==> flow/design.v <==
`timescale 1ns / 1ps
module SHA256(
clk,
rst_n,
valid_in,
valid_out,
message,
Hash_result);
input clk, rst_n, valid_in;
input [439:0] message;
output reg valid_out;
output reg [255:0] Hash_result;
reg [1:0] next_state,state;
reg [6:0] count;
reg [31:0] a_temp, b_temp, c_temp, d_temp, e_temp, f_temp, g_temp, h_temp;
reg [31:0] k;
reg [511:0] chunk;
reg [31:0] mreg_0, mreg_1, mreg_2, mreg_3, mreg_4, mreg_5, mreg_6, mreg_7, mreg_8, mreg_9, mreg_10, mreg_11, mreg_12, mreg_13, mreg_14, mreg_15;
wire [31:0] sigma_0, sigma_1, cap_sigma_0, cap_sigma_1, maj, ch;
parameter H0 = 32'h6a09e667;
parameter H1 = 32'hbb67ae85;
parameter H2 = 32'h3c6ef372;
parameter H3 = 32'ha54ff53a;
parameter H5 = 32'h9b05688c;
parameter H4 = 32'h510e527f;
parameter H6 = 32'h1f83d9ab;
parameter H7 = 32'h5be0cd19;
parameter K0 = 32'h428a2f98;
parameter K1 = 32'h71374491;
parameter K2 = 32'hb5c0fbcf;
parameter K3 = 32'he9b5dba5;
parameter K4 = 32'h3956c25b;
parameter K5 = 32'h59f111f1;
parameter K6 = 32'h923f82a4;
parameter K7 = 32'hab1c5ed5;
parameter K8 = 32'hd807aa98;
parameter K9 = 32'h12835b01;
parameter K10 = 32'h243185be;
parameter K11 = 32'h550c7dc3;
parameter K12 = 32'h72be5d74;
parameter K13 = 32'h80deb1fe;
parameter K14 = 32'h9bdc06a7;
parameter K15 = 32'hc19bf174;
parameter K16 = 32'he49b69c1;
parameter K17 = 32'hefbe4786;
parameter K18 = 32'h0fc19dc6;
parameter K19 = 32'h240ca1cc;
parameter K20 = 32'h2de92c6f;
parameter K21 = 32'h4a7484aa;
parameter K22 = 32'h5cb0a9dc;
parameter K23 = 32'h76f988da;
parameter K24 = 32'h983e5152;
parameter K25 = 32'ha831c66d;
parameter K26 = 32'hb00327c8;
parameter K27 = 32'hbf597fc7;
parameter K28 = 32'hc6e00bf3;
parameter K29 = 32'hd5a79147;
parameter K30 = 32'h06ca6351;
parameter K31 = 32'h14292967;
parameter K32 = 32'h27b70a85;
parameter K33 = 32'h2e1b2138;
parameter K34 = 32'h4d2c6dfc;
parameter K35 = 32'h53380d13;
parameter K36 = 32'h650a7354;
parameter K37 = 32'h766a0abb;
parameter K38 = 32'h81c2c92e;
parameter K39 = 32'h92722c85;
parameter K40 = 32'ha2bfe8a1;
parameter K41 = 32'ha81a664b;
parameter K42 = 32'hc24b8b70;
parameter K43 = 32'hc76c51a3;
parameter K44 = 32'hd192e819;
parameter K45 = 32'hd6990624;
parameter K46 = 32'hf40e3585;
parameter K47 = 32'h106aa070;
parameter K48 = 32'h19a4c116;
parameter K49 = 32'h1e376c08;
parameter K50 = 32'h2748774c;
parameter K51 = 32'h34b0bcb5;
parameter K52 = 32'h391c0cb3;
parameter K53 = 32'h4ed8aa4a;
parameter K54 = 32'h5b9cca4f;
parameter K55 = 32'h682e6ff3;
parameter K56 = 32'h748f82ee;
parameter K57 = 32'h78a5636f;
parameter K58 = 32'h84c87814;
parameter K59 = 32'h8cc70208;
parameter K60 = 32'h90befffa;
parameter K61 = 32'ha4506ceb;
parameter K62 = 32'hbef9a3f7;
parameter K63 = 32'hc67178f2;
parameter PADDING = 'd0;
parameter COMPUTE = 'd1;
parameter IDLE = 'd2;
always@(next_state)begin   
	case(next_state)
		IDLE:  state = IDLE;
		COMPUTE:  state = COMPUTE;
		default:  state = IDLE;
	endcase
end
always@(posedge clk or negedge rst_n)begin
	if(!rst_n)begin
		next_state <= IDLE;
	end
	else begin
		if(next_state == IDLE && valid_in)begin
			next_state <= COMPUTE;
		end
      	else if(next_state == COMPUTE && count == 'd64)begin
			next_state <= IDLE;
		end
		else begin
			next_state <= next_state;
		end
	end
end
assign sigma_0 = ({a_temp[1:0], a_temp[31:2]}) ^ ({a_temp[12:0], a_temp[31:13]}) ^ ({a_temp[21:0], a_temp[31:22]});
assign sigma_1 = ({e_temp[5:0], e_temp[31:6]}) ^ ({e_temp[10:0], e_temp[31:11]}) ^ ({e_temp[24:0], e_temp[31:25]});
assign maj = (a_temp & b_temp) ^ (a_temp & c_temp) ^ (b_temp & c_temp);
assign ch = (e_temp & f_temp) ^ (~e_temp & g_temp);
assign cap_sigma_0 = {mreg_1[6:0], mreg_1[31:7]} ^ {mreg_1[17:0], mreg_1[31:18]} ^ (mreg_1[31:0] >> 2'b11) ;
  assign cap_sigma_1 = {mreg_14[16:0], mreg_14[31:17]} ^ {mreg_14[18:0], mreg_14[31:19]} ^ (mreg_14[31:0] >> 4'b1010);
always@(posedge clk or negedge rst_n)begin		 
	if(!rst_n)begin
		count <= 'd0;
	end
	else begin
		if(state == COMPUTE)begin
			count <= count + 'd1;
		end
		else begin
			count <= 0;
		end
	end
end
always@(posedge clk or negedge rst_n)begin		 
	if(!rst_n)begin
		chunk <= 'd0;
	end
	else begin
		if(state == IDLE && valid_in)begin
          chunk <= {message[408:0], {8'b10000000}, {55'b0,9'b110111000}, {32'b0}};
		end
		else if(state == IDLE)begin
			chunk <= chunk;
		end
		else begin
			chunk <= chunk << 'd32;
		end
	end
end
always@(posedge clk or negedge rst_n)begin		 
	if(!rst_n)begin
		a_temp <= 'd0;
		b_temp <= 'd0;
		c_temp <= 'd0;
		d_temp <= 'd0;
		e_temp <= 'd0;
		f_temp <= 'd0;
		g_temp <= 'd0;
		h_temp <= 'd0;
	end
	else begin
		if(state == IDLE)begin
			a_temp <= H0;
			b_temp <= H1;
			c_temp <= H2;
			d_temp <= H3;
			e_temp <= H4;
			f_temp <= H5;
			g_temp <= H6;
			h_temp <= H7;
		end
		else if(state == COMPUTE)begin
			a_temp <= h_temp + sigma_1 + ch + k + mreg_15 + sigma_0 + maj; 	 
			b_temp <= a_temp;
			c_temp <= b_temp;
			d_temp <= c_temp;
			e_temp <= d_temp + h_temp + sigma_1 + ch + k + mreg_15;		 
			f_temp <= e_temp;
			g_temp <= f_temp;
			h_temp <= g_temp;
		end
		else begin
			a_temp <= a_temp;
			b_temp <= b_temp;
			c_temp <= c_temp;
			d_temp <= d_temp;
			e_temp <= e_temp;
			f_temp <= f_temp;
			g_temp <= g_temp;
			h_temp <= h_temp;
		end
	end
end
always@(*)begin		 
	case(count)
		0: k = K0;
		1: k = K1;
		2: k = K2;
		3: k = K3;
		4: k = K4;
		5: k = K5;
		6: k = K6;
		7: k = K7;
		8: k = K8;
		9: k = K9;
		10: k = K10;
		11: k = K11;
		12: k = K12;
		13: k = K13;
		14: k = K14;
		15: k = K15;
		16: k = K16;
		17: k = K17;
		18: k = K18;
		19: k = K19;
		20: k = K20;
		21: k = K21;
		22: k = K22;
		23: k = K23;
		24: k = K24;
		25: k = K25;
		26: k = K26;
		27: k = K27;
		28: k = K28;
		29: k = K29;
		30: k = K30;
		31: k = K31;
		32: k = K32;
		33: k = K33;
		34: k = K34;
		35: k = K35;
		36: k = K36;
		37: k = K37;
		38: k = K38;
		39: k = K39;
		40: k = K40;
		41: k = K41;
		42: k = K42;
		43: k = K43;
		44: k = K44;
		45: k = K45;
		46: k = K46;
		47: k = K47;
		48: k = K48;
		49: k = K49;
		50: k = K50;
		51: k = K51;
		52: k = K52;
		53: k = K53;
		54: k = K54;
		55: k = K55;
		56: k = K56;
		57: k = K57;
		58: k = K58;
		59: k = K59;
		60: k = K60;
		61: k = K61;
		62: k = K62;
		63: k = K63;
		default: k = 32'd0;
	endcase
end
always@(posedge clk or negedge rst_n)begin		 
	if(!rst_n)begin
      	valid_out <= 'd0;
		Hash_result <= 'd0;
	end
	else begin
      if(state == COMPUTE && count == 'd64)begin
          	valid_out <= 'd1;
			Hash_result <= {H0 + a_temp, H1 + b_temp, H2 + c_temp, H3 + d_temp, H4 + e_temp, H5 + f_temp, H6 + g_temp, H7 + h_temp};
        end
      	else begin
          	valid_out <= 'd0;
			Hash_result <= 'd0;
        end
	end
end
always@(posedge clk or negedge rst_n)begin		 
	if(!rst_n)begin
		mreg_15 <= 'd0;
		mreg_14 <= 'd0;
		mreg_13 <= 'd0;
		mreg_12 <= 'd0;
		mreg_11 <= 'd0;
		mreg_10 <= 'd0;
		mreg_9 <= 'd0;
		mreg_8 <= 'd0;
		mreg_7 <= 'd0;
		mreg_6 <= 'd0;
		mreg_5 <= 'd0;
		mreg_4 <= 'd0;
		mreg_3 <= 'd0;
		mreg_2 <= 'd0;
		mreg_1 <= 'd0;
		mreg_0 <= 'd0;
	end
	else begin
      if(state== IDLE  && valid_in)begin
        mreg_15 <= message[439:408];
			mreg_14 <= mreg_15;
			mreg_13 <= mreg_14;
			mreg_12 <= mreg_13;
			mreg_11 <= mreg_12;
			mreg_10 <= mreg_11;
			mreg_9 <= mreg_10;
			mreg_8 <= mreg_9;
			mreg_7 <= mreg_8;
			mreg_6 <= mreg_7;
			mreg_5 <= mreg_6;
			mreg_4 <= mreg_5;
			mreg_3 <= mreg_4;
			mreg_2 <= mreg_3;
			mreg_1 <= mreg_2;
			mreg_0 <= mreg_1;
		end
      else if((count < 15 && state == COMPUTE))begin
			mreg_15 <= chunk[511:480];
			mreg_14 <= mreg_15;
			mreg_13 <= mreg_14;
			mreg_12 <= mreg_13;
			mreg_11 <= mreg_12;
			mreg_10 <= mreg_11;
			mreg_9 <= mreg_10;
			mreg_8 <= mreg_9;
			mreg_7 <= mreg_8;
			mreg_6 <= mreg_7;
			mreg_5 <= mreg_6;
			mreg_4 <= mreg_5;
			mreg_3 <= mreg_4;
			mreg_2 <= mreg_3;
			mreg_1 <= mreg_2;
			mreg_0 <= mreg_1;
		end
      else if(count >= 15 && state == COMPUTE)begin
			mreg_15 <= (mreg_0 + cap_sigma_0 + mreg_9 + cap_sigma_1);
			mreg_14 <= mreg_15;
			mreg_13 <= mreg_14;
			mreg_12 <= mreg_13;
			mreg_11 <= mreg_12;
			mreg_10 <= mreg_11;
			mreg_9 <= mreg_10;
			mreg_8 <= mreg_9;
			mreg_7 <= mreg_8;
			mreg_6 <= mreg_7;
			mreg_5 <= mreg_6;
			mreg_4 <= mreg_5;
			mreg_3 <= mreg_4;
			mreg_2 <= mreg_3;
			mreg_1 <= mreg_2;
			mreg_0 <= mreg_1;
		end
		else begin
			mreg_15 <= mreg_15;
			mreg_14 <= mreg_14;
			mreg_13 <= mreg_13;
			mreg_12 <= mreg_12;
			mreg_11 <= mreg_11;
			mreg_10 <= mreg_10;
			mreg_9 <= mreg_9;
			mreg_8 <= mreg_8;
			mreg_7 <= mreg_7;
			mreg_6 <= mreg_6;
			mreg_5 <= mreg_5;
			mreg_4 <= mreg_4;
			mreg_3 <= mreg_3;
			mreg_2 <= mreg_2;
			mreg_1 <= mreg_1;
			mreg_0 <= mreg_0;
		end
	end
end
endmodule
# Reports on SHA256
# Module SHA256 before and after one edit of its RTL, step after step.
# Lines under "before" count in the file above, lines under "after" in the edited file.
# "change" is "after" less "before", of the values as shown; "rel_change_pct" is that difference over "before", in percent.
# Operators carry their Yosys type and port widths (W data, S select, Z words).
# Not given: --
[inputs] top_module="SHA256" clock="clk" library="sky130hd" corner="tt_025C_1v80"

# The edit
# The edit as a unified diff against the file above.
# The edited RTL no longer does the same as the RTL above: the edit was made by script, with no optimisation intended.
# begin of diff
@@ -17,5 +17,5 @@
 reg [511:0] chunk;
 reg [31:0] mreg_0, mreg_1, mreg_2, mreg_3, mreg_4, mreg_5, mreg_6, mreg_7, mreg_8, mreg_9, mreg_10, mreg_11, mreg_12, mreg_13, mreg_14, mreg_15;
-wire [31:0] sigma_0, sigma_1, cap_sigma_0, cap_sigma_1, maj, ch;
+wire [23:0] sigma_0, sigma_1, cap_sigma_0, cap_sigma_1, maj, ch;
 parameter H0 = 32'h6a09e667;
 parameter H1 = 32'hbb67ae85;
# end of diff

# Word-level counts
# Source: Yosys, flattened and elaborated, memories not mapped. Widths are those after wreduce. Registers that Yosys merges into a memory's read port (data or address) are not register bits. Print and check cells do not count. Equal cells are merged and count once.
# Memory sizes are those after Yosys's memory passes, which may raise the word count (mostly to a power of two), join words into wider ones and drop unused or constant bits.
[bits] item="out_inout_bits" before=257 after=257 change=0 rel_change_pct=0.00
[bits] item="n_memories" before=1 after=1 change=0 rel_change_pct=0.00
[bits] item="word_cells" before=160 after=160 change=0 rel_change_pct=0.00
[bits] item="reg_bits" before=1546 after=1546 change=0 rel_change_pct=0.00
[bits] item="mem_bits_ro" before=2048 after=2048 change=0 rel_change_pct=0.00
[bits] item="input_bits" before=443 after=443 change=0 rel_change_pct=0.00
[op_classes] item="reduce_logical" before=9 after=9 change=0 rel_change_pct=0.00
[op_classes] item="compare" before=2 after=2 change=0 rel_change_pct=0.00
[op_classes] item="addsub" before=23 after=23 change=0 rel_change_pct=0.00
[op_classes] item="logic" before=17 after=17 change=0 rel_change_pct=0.00
[op_classes] item="eq_ne" before=6 after=6 change=0 rel_change_pct=0.00
[op_classes] item="mux" before=73 after=73 change=0 rel_change_pct=0.00
[memory_table] item="mem_shapes" before="64x32 r1 w0" after="64x32 r1 w0"
[op_table] cell="$xor A24 B24 Y24" before=0 after=10 change=10
[op_table] cell="$xor A32 B32 Y32" before=9 after=0 change=-9 rel_change_pct=-100.00
[op_table] cell="$add A32 B32 Y32" before=14 after=6 change=-8 rel_change_pct=-57.14
[op_table] cell="$add A32 B24 Y32" before=0 after=8 change=8
[op_table] cell="$and A32 B32 Y32" before=5 after=0 change=-5 rel_change_pct=-100.00
[op_table] cell="$and A24 B24 Y24" before=0 after=5 change=5
[op_table] cell="$not A32 Y32" before=1 after=0 change=-1 rel_change_pct=-100.00
[op_table] cell="$xor A32 B22 Y32" before=1 after=0 change=-1 rel_change_pct=-100.00
[op_table] cell="$xor A32 B29 Y32" before=1 after=0 change=-1 rel_change_pct=-100.00
[op_table] cell="$not A24 Y24" before=0 after=1 change=1
[op_table] cell="$xor A24 B22 Y24" before=0 after=1 change=1
[op_table] cell="$mux W32" before=65 after=65 change=0 rel_change_pct=0.00
[op_table] cell="$logic_and A1 B1 Y1" before=6 after=6 change=0 rel_change_pct=0.00
[op_table] cell="$add A31 B32 Y32 const A" before=3 after=3 change=0 rel_change_pct=0.00
[op_table] cell="$add A32 B32 Y32 const A" before=3 after=3 change=0 rel_change_pct=0.00
[op_table] cell="$mux W2" before=3 after=3 change=0 rel_change_pct=0.00
[op_table] cell="$eq A2 B1 Y1 const B" before=2 after=2 change=0 rel_change_pct=0.00
[op_table] cell="$eq A2 B2 Y1 const B" before=2 after=2 change=0 rel_change_pct=0.00
[op_table] cell="$mux W512" before=2 after=2 change=0 rel_change_pct=0.00
[op_table] cell="$reduce_bool A2 Y1" before=2 after=2 change=0 rel_change_pct=0.00
[op_table] cell="$add A29 B32 Y32 const A" before=1 after=1 change=0 rel_change_pct=0.00
[op_table] cell="$add A30 B32 Y32 const A" before=1 after=1 change=0 rel_change_pct=0.00
[op_table] cell="$add A7 B1 Y7 const B" before=1 after=1 change=0 rel_change_pct=0.00
[op_table] cell="$eq A7 B7 Y1 const B" before=1 after=1 change=0 rel_change_pct=0.00
[op_table] cell="$ge A7 B4 Y1 const B" before=1 after=1 change=0 rel_change_pct=0.00
[op_table] cell="$lt A7 B4 Y1 const B" before=1 after=1 change=0 rel_change_pct=0.00
[op_table] cell="$mux W1" before=1 after=1 change=0 rel_change_pct=0.00
[op_table] cell="$mux W256" before=1 after=1 change=0 rel_change_pct=0.00
# Not every row of either side is listed.

# Depth
# Longest topological path by Yosys (ltp), each cell counted once; first at word level (registers and memories cut), then after technology mapping (sequential cells cut; the memories' decode and read muxes count).
[logic_depth] item="word_depth" before=10 after=10 change=0 rel_change_pct=0.00
[logic_depth] item="ABC_AREA" before="0" after="0"
[logic_depth] item="depth_mapped" before=29 after=30 change=1 rel_change_pct=3.45
[logic_depth] item="mapped_depth_nobuf" before=27 after=28 change=1 rel_change_pct=3.70

# Mapped cells and area
# Source: synth_stat.txt of the flow (Yosys; design flattened, memories mapped). It holds for the ABC_AREA given above (unset counts as 0); a run with the other value may have another netlist.
[by_type] type="sky130_fd_sc_hd__inv_1" before=595 after=499 change=-96 rel_change_pct=-16.13
[by_type] type="sky130_fd_sc_hd__nand2_1" before=1847 after=1917 change=70 rel_change_pct=3.79
[by_type] type="sky130_fd_sc_hd__fa_1" before=337 after=283 change=-54 rel_change_pct=-16.02
[by_type] type="sky130_fd_sc_hd__o21ai_0" before=667 after=617 change=-50 rel_change_pct=-7.50
[by_type] type="sky130_fd_sc_hd__xnor2_1" before=338 after=292 change=-46 rel_change_pct=-13.61
[by_type] type="sky130_fd_sc_hd__ha_1" before=124 after=164 change=40 rel_change_pct=32.26
[by_type] type="sky130_fd_sc_hd__nor2_1" before=395 after=428 change=33 rel_change_pct=8.35
[by_type] type="sky130_fd_sc_hd__o21ai_1" before=1 after=29 change=28 rel_change_pct=2800.00
[by_type] type="sky130_fd_sc_hd__buf_1" before=54 after=33 change=-21 rel_change_pct=-38.89
[by_type] type="sky130_fd_sc_hd__or3_1" before=39 after=20 change=-19 rel_change_pct=-48.72
[by_type] type="sky130_fd_sc_hd__and2_1" before=111 after=93 change=-18 rel_change_pct=-16.22
[by_type] type="sky130_fd_sc_hd__nand3_1" before=72 after=56 change=-16 rel_change_pct=-22.22
[by_type] type="sky130_fd_sc_hd__o211ai_1" before=39 after=23 change=-16 rel_change_pct=-41.03
[by_type] type="sky130_fd_sc_hd__clkbuf_1" before=437 after=425 change=-12 rel_change_pct=-2.75
[by_type] type="sky130_fd_sc_hd__nor3_1" before=62 after=74 change=12 rel_change_pct=19.35
[by_type] type="sky130_fd_sc_hd__nor4_1" before=15 after=7 change=-8 rel_change_pct=-53.33
[by_type] type="sky130_fd_sc_hd__a21boi_1" before=0 after=7 change=7
[by_type] type="sky130_fd_sc_hd__a21oi_1" before=212 after=218 change=6 rel_change_pct=2.83
# Not every row of either side is listed.
[synth_totals] item="mapped_cells" before=8011 after=7833 change=-178 rel_change_pct=-2.22
[synth_totals] item="buf_cells" before=492 after=464 change=-28 rel_change_pct=-5.69
[synth_totals] item="synth_area_mm2" before=0.0768825 after=0.0753322 change=-0.0015503 rel_change_pct=-2.02
[synth_totals] item="sequential_area_mm2" before=0.036186 after=0.036186 change=0.000000 rel_change_pct=0.00
[synth_totals] item="ff_cells" before=1446 after=1446 change=0 rel_change_pct=0.00

# Path before layout
# Path of least setup slack by OpenSTA after synthesis, without wires, with an ideal clock, recovery checks aside; 20% of the period is set as input and as output delay. Where synthesis merged equal registers, the netlist keeps one of their names.
[synth_path] item="path_type" before="flip-flop to flip-flop" after="flip-flop to flip-flop"
[synth_path] item="startpoint" before="register count[0]" after="register count[1]"
[synth_path] item="endpoint" before="register a_temp" after="register a_temp"
[synth_path] item="slack_ns" before=3.231 after=3.229 change=-0.002
[synth_path] item="path_delay_ns" before=6.768 after=6.771 change=0.003 rel_change_pct=0.04
[synth_path] item="setup_ns" before=0.135 after=0.132 change=-0.003
[synth_path] item="t_first_pin_ns" before=0.000 after=0.000 change=0.000
[synth_path] item="t_arrival_ns" before=6.633 after=6.639 change=0.006 rel_change_pct=0.09
[synth_path] item="path_stages" before=27 after=29 change=2 rel_change_pct=7.41
[synth_path] item="required_ns" before=9.865 after=9.868 change=0.003 rel_change_pct=0.03
[synth_path] item="n_path_buf" before=2 after=2 change=0 rel_change_pct=0.00
[synth_path] item="tclk_ns" before=10.0 after=10.0 change=0.0 rel_change_pct=0.00
[synth_path] item="synth_period_reached_ns" before=6.769 after=6.771 change=0.002 rel_change_pct=0.03
# "path_delay_ns" is the arrival time less input delay plus setup time.
# "path_stages": output pins that drive a net of the path, with the launching flip-flop's if there is one; two outputs of one cell count as two.
# "synth_period_reached_ns" = period - worst setup slack (recovery checks aside). The figure is calculated, with input and output delays left at 20% of the set period.
# Where an end lacks its bit number, it is one bit of the signal, or one of the new flip-flops if synthesis recoded a state register.
# A register here has more assigning lines than the two given.
[synth_between_before] cell_sequence="sky130_fd_sc_hd__dfrtp_1 > sky130_fd_sc_hd__clkbuf_1 > sky130_fd_sc_hd__clkinv_1 > sky130_fd_sc_hd__ha_1 > sky130_fd_sc_hd__clkbuf_1 > sky130_fd_sc_hd__nand2_1 > sky130_fd_sc_hd__nand3_1 > sky130_fd_sc_hd__o21ai_0 > sky130_fd_sc_hd__o211a_1 > sky130_fd_sc_hd__or4_1 > sky130_fd_sc_hd__fa_1 > sky130_fd_sc_hd__fa_1 > sky130_fd_sc_hd__inv_1 > sky130_fd_sc_hd__fa_1 > sky130_fd_sc_hd__inv_1 > sky130_fd_sc_hd__fa_1 > sky130_fd_sc_hd__inv_1 > sky130_fd_sc_hd__ha_1 > sky130_fd_sc_hd__a21o_1 > sky130_fd_sc_hd__a21o_1 > sky130_fd_sc_hd__a21oi_1 > sky130_fd_sc_hd__o31ai_1 > sky130_fd_sc_hd__a41oi_1 > sky130_fd_sc_hd__o211ai_1 > sky130_fd_sc_hd__a211o_1 > sky130_fd_sc_hd__a21oi_1 > sky130_fd_sc_hd__nand3b_1"
[synth_rtl_before] item="start, declared" line=14 rtl="reg [6:0] count;"
[synth_rtl_before] item="start, assigned" line=126 rtl="count <= 'd0;"
[synth_rtl_before] item="start, assigned" line=130 rtl="count <= count + 'd1;"
[synth_rtl_before] item="end, assigned" line=176 rtl="a_temp <= h_temp + sigma_1 + ch + k + mreg_15 + sigma_0 + maj;"
[synth_rtl_before] item="end, assigned" line=186 rtl="a_temp <= a_temp;"
[synth_rtl_before] item="end, declared" line=15 rtl="reg [31:0] a_temp, b_temp, c_temp, d_temp, e_temp, f_temp, g_temp, h_temp;"
# before: No chain of elaborated cells between the ends is given.
[synth_between_after] cell_sequence="sky130_fd_sc_hd__dfrtp_1 > sky130_fd_sc_hd__clkbuf_1 > sky130_fd_sc_hd__inv_1 > sky130_fd_sc_hd__ha_1 > sky130_fd_sc_hd__clkbuf_1 > sky130_fd_sc_hd__inv_1 > sky130_fd_sc_hd__nor2_1 > sky130_fd_sc_hd__o21ai_0 > sky130_fd_sc_hd__o2111ai_1 > sky130_fd_sc_hd__o21ai_0 > sky130_fd_sc_hd__a2111oi_0 > sky130_fd_sc_hd__fa_1 > sky130_fd_sc_hd__inv_1 > sky130_fd_sc_hd__fa_1 > sky130_fd_sc_hd__fa_1 > sky130_fd_sc_hd__inv_1 > sky130_fd_sc_hd__ha_1 > sky130_fd_sc_hd__ha_1 > sky130_fd_sc_hd__fa_1 > sky130_fd_sc_hd__a21o_1 > sky130_fd_sc_hd__a21o_1 > sky130_fd_sc_hd__a211oi_1 > sky130_fd_sc_hd__o22ai_1 > sky130_fd_sc_hd__a31o_2 > sky130_fd_sc_hd__nand3_1 > sky130_fd_sc_hd__o211ai_1 > sky130_fd_sc_hd__o21ai_1 > sky130_fd_sc_hd__xnor2_1 > sky130_fd_sc_hd__nor2_1"
[synth_rtl_after] item="start, declared" line=14 rtl="reg [6:0] count;"
[synth_rtl_after] item="start, assigned" line=126 rtl="count <= 'd0;"
[synth_rtl_after] item="start, assigned" line=130 rtl="count <= count + 'd1;"
[synth_rtl_after] item="end, assigned" line=176 rtl="a_temp <= h_temp + sigma_1 + ch + k + mreg_15 + sigma_0 + maj;"
[synth_rtl_after] item="end, assigned" line=186 rtl="a_temp <= a_temp;"
[synth_rtl_after] item="end, declared" line=15 rtl="reg [31:0] a_temp, b_temp, c_temp, d_temp, e_temp, f_temp, g_temp, h_temp;"
# after: No chain of elaborated cells between the ends is given.

# Path in the finished layout
# From the final timing report of the runs of pair A: the path of least setup slack in the routed layout; clock arrival at registers is part of the times.
[layout_path] item="path_type" before="flip-flop to flip-flop" after="flip-flop to flip-flop"
[layout_path] item="startpoint" before="register count[1]" after="register count[0]"
[layout_path] item="endpoint" before="register a_temp" after="register a_temp"
[layout_path] item="slack_ns" before=1.16 after=0.86 change=-0.30
[layout_path] item="path_stages" before=26 after=29 change=3 rel_change_pct=11.54
[layout_path] item="t_first_pin_ns" before=0.84 after=0.83 change=-0.01 rel_change_pct=-1.19
[layout_path] item="tclk_ns" before=8.2 after=8.2 change=0.0 rel_change_pct=0.00
[layout_path] item="n_path_buf" before=1 after=2 change=1 rel_change_pct=100.00
[layout_path] item="setup_ns" before=0.15 after=0.11 change=-0.04
[layout_path] item="t_arrival_ns" before=7.73 after=8.02 change=0.29 rel_change_pct=3.75
[layout_path] item="required_ns" before=8.89 after=8.88 change=-0.01 rel_change_pct=-0.11
# Where an end lacks its bit number, it is one bit of the signal, or one of the new flip-flops if synthesis recoded a state register.
# A register here has more assigning lines than the two given.
[layout_between_before] cell_sequence="sky130_fd_sc_hd__dfrtp_1 > sky130_fd_sc_hd__clkinv_1 > sky130_fd_sc_hd__ha_1 > sky130_fd_sc_hd__nand2_1 > sky130_fd_sc_hd__nand2_1 > sky130_fd_sc_hd__nor2_1 > sky130_fd_sc_hd__a31oi_1 > sky130_fd_sc_hd__nor2_1 > sky130_fd_sc_hd__or4_1 > sky130_fd_sc_hd__fa_1 > sky130_fd_sc_hd__fa_1 > sky130_fd_sc_hd__fa_1 > sky130_fd_sc_hd__inv_1 > sky130_fd_sc_hd__ha_1 > sky130_fd_sc_hd__ha_1 > sky130_fd_sc_hd__fa_1 > sky130_fd_sc_hd__a21oi_1 > sky130_fd_sc_hd__o22ai_1 > sky130_fd_sc_hd__o21ai_0 > sky130_fd_sc_hd__buf_4 > sky130_fd_sc_hd__a2111o_1 > sky130_fd_sc_hd__nand3_1 > sky130_fd_sc_hd__a31o_2 > sky130_fd_sc_hd__a21oi_1 > sky130_fd_sc_hd__xor2_1 > sky130_fd_sc_hd__nand2_1"
[layout_rtl_before] item="start, declared" line=14 rtl="reg [6:0] count;"
[layout_rtl_before] item="start, assigned" line=126 rtl="count <= 'd0;"
[layout_rtl_before] item="start, assigned" line=130 rtl="count <= count + 'd1;"
[layout_rtl_before] item="end, assigned" line=176 rtl="a_temp <= h_temp + sigma_1 + ch + k + mreg_15 + sigma_0 + maj;"
[layout_rtl_before] item="end, assigned" line=186 rtl="a_temp <= a_temp;"
[layout_rtl_before] item="end, declared" line=15 rtl="reg [31:0] a_temp, b_temp, c_temp, d_temp, e_temp, f_temp, g_temp, h_temp;"
# before: No chain of elaborated cells between the ends is given.
[layout_between_after] cell_sequence="sky130_fd_sc_hd__dfrtp_1 > sky130_fd_sc_hd__clkinv_1 > sky130_fd_sc_hd__buf_4 > sky130_fd_sc_hd__ha_1 > sky130_fd_sc_hd__nor2_1 > sky130_fd_sc_hd__inv_1 > sky130_fd_sc_hd__a21oi_1 > sky130_fd_sc_hd__a21oi_1 > sky130_fd_sc_hd__nor2_1 > sky130_fd_sc_hd__or4_1 > sky130_fd_sc_hd__buf_4 > sky130_fd_sc_hd__fa_1 > sky130_fd_sc_hd__fa_1 > sky130_fd_sc_hd__inv_1 > sky130_fd_sc_hd__fa_1 > sky130_fd_sc_hd__inv_1 > sky130_fd_sc_hd__fa_1 > sky130_fd_sc_hd__inv_1 > sky130_fd_sc_hd__ha_1 > sky130_fd_sc_hd__a21o_1 > sky130_fd_sc_hd__a21o_1 > sky130_fd_sc_hd__a211oi_1 > sky130_fd_sc_hd__o31ai_1 > sky130_fd_sc_hd__a31oi_1 > sky130_fd_sc_hd__o21ai_1 > sky130_fd_sc_hd__nand2_1 > sky130_fd_sc_hd__a31oi_1 > sky130_fd_sc_hd__nand4_1 > sky130_fd_sc_hd__o211a_1"
[layout_rtl_after] item="start, declared" line=14 rtl="reg [6:0] count;"
[layout_rtl_after] item="start, assigned" line=126 rtl="count <= 'd0;"
[layout_rtl_after] item="start, assigned" line=130 rtl="count <= count + 'd1;"
[layout_rtl_after] item="end, assigned" line=176 rtl="a_temp <= h_temp + sigma_1 + ch + k + mreg_15 + sigma_0 + maj;"
[layout_rtl_after] item="end, assigned" line=186 rtl="a_temp <= a_temp;"
[layout_rtl_after] item="end, declared" line=15 rtl="reg [31:0] a_temp, b_temp, c_temp, d_temp, e_temp, f_temp, g_temp, h_temp;"
# after: No chain of elaborated cells between the ends is given.

# Layout results
# Both versions went through the flow (Yosys, OpenROAD) with the same settings in each pair. Constraints: input delay and output delay 20% of the set period each, output load 0.01 pF.
[settings_pair_A] period_ns=8.2 CAP_MARGIN=20 CORE_MARGIN=2 CORE_UTILIZATION=40 SLEW_MARGIN=20
[measured_pair_A] item="die_footprint_mm2" before=0.195731 after=0.191818 change=-0.003913 rel_change_pct=-2.00
[measured_pair_A] item="setup_worst_slack_ns" before=1.162 after=0.858 change=-0.304
[measured_pair_A] item="fin_tns_ns" before=0.000 after=0.000 change=0.000
[measured_pair_A] item="final_hold_ws_ns" before=0.447 after=0.432 change=-0.015
[measured_pair_A] item="synthesis_area_mm2" before=0.0768825 after=0.0753322 change=-0.0015503 rel_change_pct=-2.02
[measured_pair_A] item="layout_utilization_pct" before=48.5 after=48.3 change=-0.2
[measured_pair_A] item="achieved_period_ns" before=7.038 after=7.342 change=0.304 rel_change_pct=4.32
[measured_pair_A] item="final_cell_area_mm2" before=0.0924111 after=0.0906044 change=-0.0018067 rel_change_pct=-1.96
[settings_pair_B] CELL_PAD_IN_SITES_GLOBAL_PLACEMENT=0 CORE_MARGIN=4 CORE_UTILIZATION=49 PLACE_DENSITY_LB_ADDON=0.25 SETUP_SLACK_MARGIN=1.48 TNS_END_PERCENT=40 period_ns=10.1 CAP_MARGIN=20 SLEW_MARGIN=20
[measured_pair_B] item="die_footprint_mm2" before=0.163305 after=0.160076 change=-0.003229 rel_change_pct=-1.98
[measured_pair_B] item="setup_worst_slack_ns" before=1.879 after=2.341 change=0.462
[measured_pair_B] item="fin_tns_ns" before=0.000 after=0.000 change=0.000
[measured_pair_B] item="final_hold_ws_ns" before=0.447 after=0.446 change=-0.001
[measured_pair_B] item="synthesis_area_mm2" before=0.0768825 after=0.0753322 change=-0.0015503 rel_change_pct=-2.02
[measured_pair_B] item="layout_utilization_pct" before=58.2 after=58.8 change=0.6
[measured_pair_B] item="achieved_period_ns" before=8.221 after=7.759 change=-0.462 rel_change_pct=-5.62
[measured_pair_B] item="final_cell_area_mm2" before=0.0908671 after=0.0895747 change=-0.0012924 rel_change_pct=-1.42
# By "achieved_period_ns" is meant the clock period of the run minus its worst setup slack. This is arithmetic on one report: input and output delays are still those of the set period (20% each).
